==> flow/design.v <==
module MAC(
	clk,
	rst_n,
	in_valid,
	in_mode,
	in_act,
	in_wgt,
	out_act_idx,
	out_wgt_idx,
	out_idx,
    out_valid,
	out_data,
	out_finish
);
input clk, rst_n, in_valid, in_mode;
input [0:7][3:0] in_act;
input [0:8][3:0] in_wgt;
output logic [3:0] out_act_idx, out_wgt_idx, out_idx;
output logic out_valid, out_finish;
output logic [0:7][11:0] out_data;
logic cs, ns;
logic mode;
logic [3:0] cnt_reg, cnt, cnt_nxt;
logic [0:7][0:7][3:0] in;  
logic [0:9][0:9][3:0] act;  
logic [0:8][3:0] wgt;
logic [0:7][0:8][3:0] a;
logic [0:8][3:0] w;
logic [0:7][11:0] d;
logic [0:7][11:0] data;
logic [2:0] out_cnt;  
logic out_valid_nxt;
always @(*) begin
	case (cs)
	0: ns = (in_valid)? 1 : cs;
	1: ns = (out_finish)? 0 : cs;
	endcase
end
always @(posedge clk or negedge rst_n) begin
	if (~rst_n) begin
		cs <= 0;
	end else begin
		cs <= ns;
	end
end
always @(posedge clk or negedge rst_n) begin
	if (~rst_n) begin
		mode <= 0;
	end else if (in_valid) begin  
		mode <= in_mode;
	end	else begin  
		mode <= mode;
	end
end
assign out_act_idx = cnt;
assign out_wgt_idx = cnt + 1;
always @(*) begin
	if (in_valid) begin
		cnt_nxt = 0;
	end else if (cnt == 15) begin 
		cnt_nxt = 0;
	end else begin
		cnt_nxt = cnt + 1;
	end
end
always @(posedge clk or negedge rst_n) begin
	if (!rst_n) begin
		cnt <= 0;
		cnt_reg <= 0;
	end
	else begin
		cnt <= cnt_nxt;
		cnt_reg <= cnt;
	end
end
genvar i;
genvar j;
generate
	for (i = 0; i < 8; i = i + 1) begin  
		for (j = 0; j < 8; j = j + 1) begin  
			always @(posedge clk or negedge rst_n) begin
				if (~rst_n) begin
					in[i][j] <= 0;
				end else if (i == out_act_idx) begin  
					in[i][j] <= in_act[j];
				end else begin
					in[i][j] <= in[i][j];  
				end
			end
		end
	end
endgenerate
generate
	for(i = 0;i<10; i = i+1)begin
		assign act[0][i] = 0;
		assign act[9][i] = 0;
		assign act[i][0] = 0;
		assign act[i][9] = 0;
	end
	for (i = 1; i < 9; i = i + 1) begin
		for (j = 1; j < 9; j = j + 1) begin
			assign act[i][j] = in[i-1][j-1]; 
		end
	end
endgenerate
generate
	for (i = 0; i < 9; i = i + 1) begin  
		always @(posedge clk or negedge rst_n) begin  
			if (~rst_n) begin
				wgt[i] <= 0;
			end else begin
				wgt[i] <= in_wgt[i];
			end
		end
	end
endgenerate
always @(*) begin
	if (mode) begin  
		case (cnt - 2)  
		0:begin  
			for (integer n = 0; n < 8; n = n + 1) begin
				a[n][0] = act[0][n];
				a[n][1] = act[0][n + 1];
				a[n][2] = act[0][n + 2];
				a[n][3] = act[1][n];
				a[n][4] = act[1][n + 1];
				a[n][5] = act[1][n + 2];
				a[n][6] = act[2][n];
				a[n][7] = act[2][n + 1];
				a[n][8] = act[2][n + 2];
			end
		end
		1:begin  
			for (integer n = 0; n < 8; n = n + 1) begin
				a[n][0] = act[1][n];
				a[n][1] = act[1][n + 1];
				a[n][2] = act[1][n + 2];
				a[n][3] = act[2][n];
				a[n][4] = act[2][n + 1];
				a[n][5] = act[2][n + 2];
				a[n][6] = act[3][n];
				a[n][7] = act[3][n + 1];
				a[n][8] = act[3][n + 2];
			end
		end
		2:begin  
			for (integer n = 0; n < 8; n = n + 1) begin
				a[n][0] = act[2][n];
				a[n][1] = act[2][n + 1];
				a[n][2] = act[2][n + 2];
				a[n][3] = act[3][n];
				a[n][4] = act[3][n + 1];
				a[n][5] = act[3][n + 2];
				a[n][6] = act[4][n];
				a[n][7] = act[4][n + 1];
				a[n][8] = act[4][n + 2];
			end
		end
		3:begin  
			for (integer n = 0; n < 8; n = n + 1) begin
				a[n][0] = act[3][n];
				a[n][1] = act[3][n + 1];
				a[n][2] = act[3][n + 2];
				a[n][3] = act[4][n];
				a[n][4] = act[4][n + 1];
				a[n][5] = act[4][n + 2];
				a[n][6] = act[5][n];
				a[n][7] = act[5][n + 1];
				a[n][8] = act[5][n + 2];
			end
		end
		4:begin  
			for (integer n = 0; n < 8; n = n + 1) begin
				a[n][0] = act[4][n];
				a[n][1] = act[4][n + 1];
				a[n][2] = act[4][n + 2];
				a[n][3] = act[5][n];
				a[n][4] = act[5][n + 1];
				a[n][5] = act[5][n + 2];
				a[n][6] = act[6][n];
				a[n][7] = act[6][n + 1];
				a[n][8] = act[6][n + 2];
			end
		end
		5:begin  
			for (integer n = 0; n < 8; n = n + 1) begin
				a[n][0] = act[5][n];
				a[n][1] = act[5][n + 1];
				a[n][2] = act[5][n + 2];
				a[n][3] = act[6][n];
				a[n][4] = act[6][n + 1];
				a[n][5] = act[6][n + 2];
				a[n][6] = act[7][n];
				a[n][7] = act[7][n + 1];
				a[n][8] = act[7][n + 2];
			end
		end
		6:begin  
			for (integer n = 0; n < 8; n = n + 1) begin
				a[n][0] = act[6][n];
				a[n][1] = act[6][n + 1];
				a[n][2] = act[6][n + 2];
				a[n][3] = act[7][n];
				a[n][4] = act[7][n + 1];
				a[n][5] = act[7][n + 2];
				a[n][6] = act[8][n];
				a[n][7] = act[8][n + 1];
				a[n][8] = act[8][n + 2];
			end
		end
		7:begin  
			for (integer n = 0; n < 8; n = n + 1) begin
				a[n][0] = act[7][n];
				a[n][1] = act[7][n + 1];
				a[n][2] = act[7][n + 2];
				a[n][3] = act[8][n];
				a[n][4] = act[8][n + 1];
				a[n][5] = act[8][n + 2];
				a[n][6] = act[9][n];
				a[n][7] = act[9][n + 1];
				a[n][8] = act[9][n + 2];
			end
		end
		default:begin  
			for (integer n = 0; n < 8; n = n + 1) begin
				for (integer m = 0; m < 9; m = m + 1) begin
					a[n][m] = 0;
				end
			end
		end
		endcase
	end else begin  
		for (integer n = 0; n < 8; n = n + 1) begin
			for (integer m = 0; m < 9; m = m + 1) begin
				a[n][m] = act [n + 1][m + 1];
			end
		end
	end
end
generate
	for (i = 0; i < 9; i = i + 1) begin
		always @(*) begin
			w[i] = wgt[i];  
			if (~mode) begin  
				if (i == 8) begin
					w[i] = 0;
				end
			end
		end
	end
endgenerate
genvar n;
generate
	for (n = 0; n < 8; n = n + 1) begin  
		always @(*) begin
			data[n] =  a[n][0]*w[0] + a[n][1]*w[1] + a[n][2]*w[2] + a[n][3]*w[3] + a[n][4]*w[4] + a[n][5]*w[5] + a[n][6]*w[6] + a[n][7]*w[7] + a[n][8]*w[8];
		end
	end
endgenerate
generate
	for (i = 0; i < 8; i = i + 1) begin
		always @(posedge clk or negedge rst_n) begin
			if (~rst_n) begin  
				out_data[i] <= 0;
			end else begin  
				out_data[i] <= data[i];
			end
		end
	end
endgenerate
assign out_cnt = (mode)? (cnt - 2) : (cnt - 8);  
always @(*) begin
	out_valid_nxt = 0;
	if (in_valid) begin
		out_valid_nxt = 0;
	end else if (mode && cs) begin  
		out_valid_nxt = ((cnt >= 2) && (cnt <= 9));
	end else if (~mode && cs) begin  
		out_valid_nxt = ((cnt >= 8) && (cnt <= 15));
	end
end
always @(posedge clk or negedge rst_n) begin
	if (~rst_n) begin  
		out_valid <= 0;
	end else begin 
		out_valid <= out_valid_nxt;
	end 
end
always @(posedge clk or negedge rst_n) begin
	if (~rst_n) begin
		out_idx[2:0] <= 0;
	end else begin
		out_idx[2:0] <= out_cnt;  
	end
end
always @(posedge clk or negedge rst_n) begin
	if (~rst_n) begin
		out_idx[3] <= 0;
	end else begin
		out_idx[3] <= ~mode;  
	end
end
always @(posedge clk or negedge rst_n) begin
	if (~rst_n) begin
		out_finish <= 0;
	end else begin
		out_finish <= out_valid && (out_cnt == 7);  
	end
end
endmodule
==> reports on MAC <==
### Reports on MAC

Module MAC before and after one edit of its RTL, step after step.
Lines under "unedited" count in the file above, lines under "edited" in the edited file.
"change": "edited" minus "unedited" as printed here. "rel. change": 100 x difference / "unedited".
Library cell names are shortened.
A cell with n/a has no value.

| inputs | value |
|---|---|
| top module | MAC |
| clock | clk |
| standard-cell library | sky130hd |
| library corner | tt_025C_1v80 |

### Diff

The edit as a unified diff against the file above.
The edit is scripted: it alters the design's behaviour and was not made to optimise anything.

```diff
@@ -254,5 +254,5 @@
 	for (n = 0; n < 8; n = n + 1) begin  
 		always @(*) begin
-			data[n] =  a[n][0]*w[0] + a[n][1]*w[1] + a[n][2]*w[2] + a[n][3]*w[3] + a[n][4]*w[4] + a[n][5]*w[5] + a[n][6]*w[6] + a[n][7]*w[7] + a[n][8]*w[8];
+			data[n] =  a[n][0]*w[0] + a[n][1]*w[1] + a[n][2]*w[2] + a[n][3]*w[3] + (a[n][4]&w[4]) + a[n][5]*w[5] + a[n][6]*w[6] + a[n][7]*w[7] + a[n][8]*w[8];
 		end
 	end
```

### Word level

Counts by Yosys on the flattened word-level netlist (proc, flatten, opt, wreduce; memories kept). Register bits leave out memories and registers merged into their read ports (data or address); mux counts leave out enables and synchronous resets folded into registers. Print and check cells are left out. Cells with the same type and inputs are merged into one.

Storage and ports:

| what | unedited | edited | change | rel. change (%) |
|---|---|---|---|---|
| word-level cells | 359 | 359 | 0 | 0.00 |
| register bits after elaboration | 400 | 400 | 0 | 0.00 |
| input bits | 72 | 72 | 0 | 0.00 |
| output and inout bits | 110 | 110 | 0 | 0.00 |

Cells by class:

| what | unedited | edited | change | rel. change (%) |
|---|---|---|---|---|
| equality and inequality tests | 16 | 16 | 0 | 0.00 |
| bitwise operators | 2 | 10 | +8 | +400.00 |
| reductions and logical operators | 7 | 7 | 0 | 0.00 |
| multipliers | 71 | 63 | -8 | -11.27 |
| multiplexer cells | 105 | 105 | 0 | 0.00 |
| add/sub/neg operators | 66 | 66 | 0 | 0.00 |
| magnitude comparators | 4 | 4 | 0 | 0.00 |

Operator list:

| operator | unedited | edited | change | rel. change (%) |
|---|---|---|---|---|
| multiplier 4 x 4 -> 8 bit | 71 | 63 | -8 | -11.27 |
| adder 11 x 8 -> 12 bit | 8 | 0 | -8 | -100.00 |
| adder 11 x 4 -> 12 bit | 0 | 8 | +8 | n/a |
| AND 4 bit | 0 | 8 | +8 | n/a |
| 2-to-1 mux 4 bit | 74 | 74 | 0 | 0.00 |
| adder 12 x 8 -> 12 bit | 31 | 31 | 0 | 0.00 |
| parallel mux 4 bit (select 7 bit) | 16 | 16 | 0 | 0.00 |
| adder 10 x 8 -> 11 bit | 8 | 8 | 0 | 0.00 |
| adder 8 x 8 -> 9 bit | 8 | 8 | 0 | 0.00 |
| adder 9 x 8 -> 10 bit | 8 | 8 | 0 | 0.00 |
| parallel mux 4 bit (select 8 bit) | 8 | 8 | 0 | 0.00 |
| logical AND 1 bit | 5 | 5 | 0 | 0.00 |
| 2-to-1 mux 1 bit | 5 | 5 | 0 | 0.00 |
| == test 3 x 4 -> 1 bit with constant A | 4 | 4 | 0 | 0.00 |
| == test 32 x 3 -> 1 bit with constant B | 4 | 4 | 0 | 0.00 |
| == test 2 x 4 -> 1 bit with constant A | 2 | 2 | 0 | 0.00 |
| == test 32 x 2 -> 1 bit with constant B | 2 | 2 | 0 | 0.00 |
| <= comparator 4 bit with constant B | 2 | 2 | 0 | 0.00 |
| inverter 1 bit | 2 | 2 | 0 | 0.00 |
| adder 4 x 1 -> 4 bit with constant B | 1 | 1 | 0 | 0.00 |
| == test 1 x 4 -> 1 bit with constant A | 1 | 1 | 0 | 0.00 |
| == test 3 bit with constant B | 1 | 1 | 0 | 0.00 |
| == test 32 x 1 -> 1 bit with constant B | 1 | 1 | 0 | 0.00 |
| == test 4 bit with constant B | 1 | 1 | 0 | 0.00 |
| >= comparator 4 x 2 -> 1 bit with constant B | 1 | 1 | 0 | 0.00 |
| >= comparator 4 bit with constant B | 1 | 1 | 0 | 0.00 |
| logical NOT 32 bit | 1 | 1 | 0 | 0.00 |
| logical NOT 4 bit | 1 | 1 | 0 | 0.00 |

Not every row of either side is listed.

### Depth

Depth = most cells in a row (Yosys ltp): at word level without a register or memory, in the mapped netlist without a sequential cell, where the memories' decode and read muxes count.

Depth:

| what | unedited | edited | change | rel. change (%) |
|---|---|---|---|---|
| depth after elaboration | 13 | 13 | 0 | 0.00 |
| ABC_AREA | 0 | 0 | n/a | n/a |
| depth in mapped cells | 35 | 37 | +2 | +5.71 |
| mapped depth without buffers | 29 | 30 | +1 | +3.45 |

### After synthesis

Yosys stat after the flow's synthesis: flattened, memories mapped to cells. It holds for the ABC_AREA given above (unset counts as 0); a run with the other value may have another netlist.

Cell types:

| type | unedited | edited | change | rel. change (%) |
|---|---|---|---|---|
| nor3b_1 | 256 | 90 | -166 | -64.84 |
| inv_1 | 1,279 | 1,160 | -119 | -9.30 |
| nand3_1 | 240 | 158 | -82 | -34.17 |
| fa_1 | 999 | 936 | -63 | -6.31 |
| and3_1 | 310 | 363 | +53 | +17.10 |
| buf_2 | 101 | 56 | -45 | -44.55 |
| a2bb2oi_1 | 13 | 53 | +40 | +307.69 |
| o211ai_1 | 19 | 56 | +37 | +194.74 |
| or3b_2 | 64 | 28 | -36 | -56.25 |
| nor2_1 | 279 | 253 | -26 | -9.32 |
| a222oi_1 | 38 | 63 | +25 | +65.79 |
| o21a_1 | 4 | 27 | +23 | +575.00 |
| or2_2 | 115 | 94 | -21 | -18.26 |
| a32o_1 | 0 | 18 | +18 | n/a |
| a221oi_1 | 24 | 7 | -17 | -70.83 |
| clkbuf_1 | 226 | 242 | +16 | +7.08 |
| nor3_1 | 23 | 7 | -16 | -69.57 |
| a22oi_1 | 116 | 101 | -15 | -12.93 |

Not every row of either side is listed.

Mapped netlist:

| what | unedited | edited | change | rel. change (%) |
|---|---|---|---|---|
| standard cells after synthesis | 6,408 | 6,024 | -384 | -5.99 |
| sequential area (µm²) | 10,009.6 | 10,009.6 | 0.0 | 0.00 |
| buffers | 402 | 365 | -37 | -9.20 |
| synthesis area (µm²) | 62,009.5 | 59,106.7 | -2,902.8 | -4.68 |
| mapped flip-flops | 400 | 400 | 0 | 0.00 |

### Path before layout

Source: OpenSTA report_checks on the synthesized netlist (no wires, ideal clock, input and output delay 20% of the period each), path of least setup slack; recovery checks are left aside. Register names are those of the netlist, which keeps one name where synthesis merged equal registers.

Path post-synthesis:

| what | unedited | edited | change | rel. change (%) |
|---|---|---|---|---|
| kind | reg-to-reg | reg-to-reg | n/a | n/a |
| start point | register cnt[1] | register cnt[1] | n/a | n/a |
| end point | register out_data | register out_data | n/a | n/a |
| period (ps) | 8,400 | 8,400 | 0 | 0.00 |
| slack (ps) | 253 | -36 | -289 | n/a |
| delay of the path (ps) | 8,147 | 8,436 | +289 | +3.55 |
| library setup time (ps) | 104 | 126 | +22 | n/a |
| stages | 35 | 31 | -4 | -11.43 |
| path buffers | 6 | 4 | -2 | -33.33 |
| arrival time (ps) | 8,043 | 8,310 | +267 | +3.32 |
| synthesis period reached (ps) | 8,147 | 8,436 | +289 | +3.55 |

"delay of the path" = arrival - input delay + setup time.
"stages": output pins that drive a net of the path, with the launching flip-flop's if there is one; two outputs of one cell count as two.
"synthesis period reached" = period - worst setup slack (recovery checks aside). The figure is calculated, with input and output delays left at 20% of the set period.
An end named without its bit number is one bit of that signal or, where synthesis recoded a state register, one of its new flip-flops.
The rows between start and end are the longest chain of elaborated cells between them; the timing report does not say that the signal goes this way. Where chains are equally long, one stands for them.
Each line given opens the expression or statement behind the cell; cells for indexed reads and writes are added by Yosys, which also makes memories of some case tables.

| on the way, post-synthesis, unedited | value |
|---|---|
| path through | dfrtp_1 -> inv_1 -> ha_1 -> ha_1 -> and3b_1 -> buf_2 -> and2_1 -> buf_2 -> buf_6 -> buf_6 -> buf_2 -> a22oi_1 -> and3_1 -> buf_2 -> o21ai_0 -> fa_1 -> inv_1 -> fa_1 -> inv_1 -> fa_1 -> fa_1 -> inv_1 -> fa_1 -> fa_1 -> fa_1 -> inv_1 -> ha_1 -> ha_1 -> inv_1 -> fa_1 -> nor2b_1 -> o21ai_0 -> a21oi_1 -> o21ai_0 -> a221oi_1 |
| cells in the longest elaborated chain | 13 |
| elaborated cells on any way between the ends | 44 |

RTL lines, path post-synthesis, unedited:

| what | line | text |
|---|---|---|
| from (decl) | 23 | `logic [3:0] cnt_reg, cnt, cnt_nxt;` |
| from (assign) | 68 | `cnt <= 0;` |
| from (assign) | 72 | `cnt <= cnt_nxt;` |
| subtractor 4 x 2 -> 5 bit | 119 | `case (cnt - 2)` |
| == test 32 x 3 -> 1 bit | 119 |  |
| parallel mux 4 bit (select 7 bit) | 119 |  |
| 2-to-1 mux 4 bit | 118 | `if (mode) begin` |
| multiplier 4 x 4 -> 8 bit | 256 | `data[n] = a[n][0]*w[0] + a[n][1]*w[1] + a[n][2]*w[2] + a[n][3]*w[3] + a[n][4]*w[4] + a[n][5]*w[5] + a[n][6]*w[ ...` |
| adder 8 x 8 -> 9 bit | 256 |  |
| adder 9 x 8 -> 10 bit | 256 |  |
| adder 10 x 8 -> 11 bit | 256 |  |
| adder 11 x 8 -> 12 bit | 256 |  |
| adder 12 x 8 -> 12 bit x4 | 256 |  |
| to (assign) | 264 | `out_data[i] <= 0;` |
| to (assign) | 266 | `out_data[i] <= data[i];` |
| to (decl) | 20 | `output logic [0:7][11:0] out_data;` |

| on the way, post-synthesis, edited | value |
|---|---|
| path through | dfrtp_1 -> inv_1 -> ha_1 -> ha_1 -> buf_2 -> o311a_1 -> clkbuf_1 -> clkbuf_1 -> and3_1 -> a2111oi_0 -> and3_1 -> clkbuf_1 -> or3b_2 -> fa_1 -> inv_1 -> fa_1 -> inv_1 -> fa_1 -> fa_1 -> fa_1 -> inv_1 -> fa_1 -> fa_1 -> inv_1 -> fa_1 -> inv_1 -> ha_1 -> a211oi_1 -> o21bai_1 -> a31o_2 -> a221o_1 |
| cells in the longest elaborated chain | 13 |
| elaborated cells on any way between the ends | 44 |

RTL lines, path post-synthesis, edited:

| what | line | text |
|---|---|---|
| from (decl) | 23 | `logic [3:0] cnt_reg, cnt, cnt_nxt;` |
| from (assign) | 68 | `cnt <= 0;` |
| from (assign) | 72 | `cnt <= cnt_nxt;` |
| subtractor 4 x 2 -> 5 bit | 119 | `case (cnt - 2)` |
| == test 32 x 3 -> 1 bit | 119 |  |
| parallel mux 4 bit (select 7 bit) | 119 |  |
| 2-to-1 mux 4 bit | 118 | `if (mode) begin` |
| multiplier 4 x 4 -> 8 bit | 256 | `data[n] = a[n][0]*w[0] + a[n][1]*w[1] + a[n][2]*w[2] + a[n][3]*w[3] + (a[n][4]&w[4]) + a[n][5]*w[5] + a[n][6]* ...` |
| adder 8 x 8 -> 9 bit | 256 |  |
| adder 9 x 8 -> 10 bit | 256 |  |
| adder 10 x 8 -> 11 bit | 256 |  |
| adder 11 x 4 -> 12 bit | 256 |  |
| adder 12 x 8 -> 12 bit x4 | 256 |  |
| to (assign) | 264 | `out_data[i] <= 0;` |
| to (assign) | 266 | `out_data[i] <= data[i];` |
| to (decl) | 20 | `output logic [0:7][11:0] out_data;` |

### Worst path after layout

Path of least setup slack in the final report of the runs of set A (OpenROAD, finished layout, wires in). Where an end is a register, its clock arrival counts in the times.
The path's times are printed in steps of 10 ps; the period is the one set.

Path after layout:

| what | unedited | edited | change | rel. change (%) |
|---|---|---|---|---|
| kind | reg-to-reg | reg-to-reg | n/a | n/a |
| start point | register cnt[1] | register cnt[1] | n/a | n/a |
| end point | register out_data | register out_data | n/a | n/a |
| slack (ps) | 160 | 120 | -40 | n/a |
| stages | 26 | 29 | +3 | +11.54 |
| period (ps) | 8,400 | 8,400 | 0 | 0.00 |
| path buffers | 4 | 6 | +2 | +50.00 |
| arrival time (ps) | 8,780 | 8,850 | +70 | +0.80 |
| library setup time (ps) | 120 | 110 | -10 | n/a |

An end named without its bit number is one bit of that signal or, where synthesis recoded a state register, one of its new flip-flops.
The rows between start and end are the longest chain of elaborated cells between them; the timing report does not say that the signal goes this way. Where chains are equally long, one stands for them.

| on the way, after layout, unedited | value |
|---|---|
| path through | dfrtp_1 -> buf_4 -> o311a_2 -> clkbuf_16 -> and3_1 -> a2111oi_0 -> nand3_1 -> buf_4 -> buf_4 -> and3_1 -> fa_1 -> inv_1 -> fa_1 -> inv_1 -> fa_1 -> fa_1 -> fa_1 -> fa_1 -> fa_1 -> fa_1 -> ha_1 -> a21oi_2 -> o211ai_1 -> nor4_1 -> nor3_1 -> xor2_1 |
| cells in the longest elaborated chain | 13 |
| elaborated cells on any way between the ends | 44 |

RTL lines, path after layout, unedited:

| what | line | text |
|---|---|---|
| from (decl) | 23 | `logic [3:0] cnt_reg, cnt, cnt_nxt;` |
| from (assign) | 68 | `cnt <= 0;` |
| from (assign) | 72 | `cnt <= cnt_nxt;` |
| subtractor 4 x 2 -> 5 bit | 119 | `case (cnt - 2)` |
| == test 32 x 3 -> 1 bit | 119 |  |
| parallel mux 4 bit (select 7 bit) | 119 |  |
| 2-to-1 mux 4 bit | 118 | `if (mode) begin` |
| multiplier 4 x 4 -> 8 bit | 256 | `data[n] = a[n][0]*w[0] + a[n][1]*w[1] + a[n][2]*w[2] + a[n][3]*w[3] + a[n][4]*w[4] + a[n][5]*w[5] + a[n][6]*w[ ...` |
| adder 8 x 8 -> 9 bit | 256 |  |
| adder 9 x 8 -> 10 bit | 256 |  |
| adder 10 x 8 -> 11 bit | 256 |  |
| adder 11 x 8 -> 12 bit | 256 |  |
| adder 12 x 8 -> 12 bit x4 | 256 |  |
| to (assign) | 264 | `out_data[i] <= 0;` |
| to (assign) | 266 | `out_data[i] <= data[i];` |
| to (decl) | 20 | `output logic [0:7][11:0] out_data;` |

| on the way, after layout, edited | value |
|---|---|
| path through | dfrtp_2 -> buf_4 -> o311a_1 -> nor2b_4 -> buf_12 -> buf_4 -> clkbuf_16 -> a2111o_1 -> nand4b_4 -> buf_12 -> and3b_1 -> fa_1 -> inv_1 -> fa_2 -> inv_1 -> fa_1 -> fa_2 -> fa_2 -> fa_2 -> fa_1 -> inv_1 -> fa_1 -> buf_4 -> fa_2 -> nor2b_2 -> o31a_1 -> o21a_1 -> nor2_1 -> xnor2_1 |
| cells in the longest elaborated chain | 13 |
| elaborated cells on any way between the ends | 44 |

RTL lines, path after layout, edited:

| what | line | text |
|---|---|---|
| from (decl) | 23 | `logic [3:0] cnt_reg, cnt, cnt_nxt;` |
| from (assign) | 68 | `cnt <= 0;` |
| from (assign) | 72 | `cnt <= cnt_nxt;` |
| subtractor 4 x 2 -> 5 bit | 119 | `case (cnt - 2)` |
| == test 32 x 3 -> 1 bit | 119 |  |
| parallel mux 4 bit (select 7 bit) | 119 |  |
| 2-to-1 mux 4 bit | 118 | `if (mode) begin` |
| multiplier 4 x 4 -> 8 bit | 256 | `data[n] = a[n][0]*w[0] + a[n][1]*w[1] + a[n][2]*w[2] + a[n][3]*w[3] + (a[n][4]&w[4]) + a[n][5]*w[5] + a[n][6]* ...` |
| adder 8 x 8 -> 9 bit | 256 |  |
| adder 9 x 8 -> 10 bit | 256 |  |
| adder 10 x 8 -> 11 bit | 256 |  |
| adder 11 x 4 -> 12 bit | 256 |  |
| adder 12 x 8 -> 12 bit x4 | 256 |  |
| to (assign) | 264 | `out_data[i] <= 0;` |
| to (assign) | 266 | `out_data[i] <= data[i];` |
| to (decl) | 20 | `output logic [0:7][11:0] out_data;` |

### Measured runs

Both versions went through the flow (Yosys, OpenROAD) with the same settings in each pair. Constraints: input delay and output delay 20% of the set period each, output load 0.01 pF.

| settings, set A | value |
|---|---|
| period_ns | 8.4 |
| CAP_MARGIN | 20 |
| CORE_MARGIN | 2 |
| CORE_UTILIZATION | 40 |
| SLEW_MARGIN | 20 |

Results, set A:

| what | unedited | edited | change | rel. change (%) |
|---|---|---|---|---|
| netlist area reported by Yosys (µm²) | 62,009.5 | 59,106.7 | -2,902.8 | -4.68 |
| period reached (ps) | 8,235 | 8,280 | +45 | +0.55 |
| total die area (µm²) | 158,189.0 | 150,858.0 | -7,331.0 | -4.63 |
| post-route utilization (%) | 46.3 | 47.4 | +1.1 | n/a |
| post-route setup TNS (ps) | 0 | 0 | 0 | n/a |
| lowest setup slack (ps) | 165 | 120 | -45 | n/a |
| lowest hold slack (ps) | 464 | 475 | +11 | n/a |

| settings, set B | value |
|---|---|
| CELL_PAD_IN_SITES_DETAIL_PLACEMENT | 0 |
| CELL_PAD_IN_SITES_GLOBAL_PLACEMENT | 2 |
| CORE_MARGIN | 8 |
| CORE_UTILIZATION | 51 |
| CTS_CLUSTER_DIAMETER | 20 |
| PLACE_DENSITY_LB_ADDON | 0.03 |
| SETUP_SLACK_MARGIN | 1.0 |
| SLEW_MARGIN | 30 |
| period_ns | 8.31 |
| CAP_MARGIN | 20 |

Results, set B:

| what | unedited | edited | change | rel. change (%) |
|---|---|---|---|---|
| netlist area reported by Yosys (µm²) | 62,009.5 | 59,106.7 | -2,902.8 | -4.68 |
| period reached (ps) | 8,146 | 8,207 | +61 | +0.75 |
| total die area (µm²) | 133,002.0 | 127,046.0 | -5,956.0 | -4.48 |
| post-route utilization (%) | 63.8 | 65.2 | +1.4 | n/a |
| post-route setup TNS (ps) | 0 | 0 | 0 | n/a |
| lowest setup slack (ps) | 164 | 103 | -61 | n/a |
| lowest hold slack (ps) | 487 | 465 | -22 | n/a |

By "period reached" is meant the clock period of the run minus its worst setup slack. This is arithmetic on one report: input and output delays are still those of the set period (20% each).
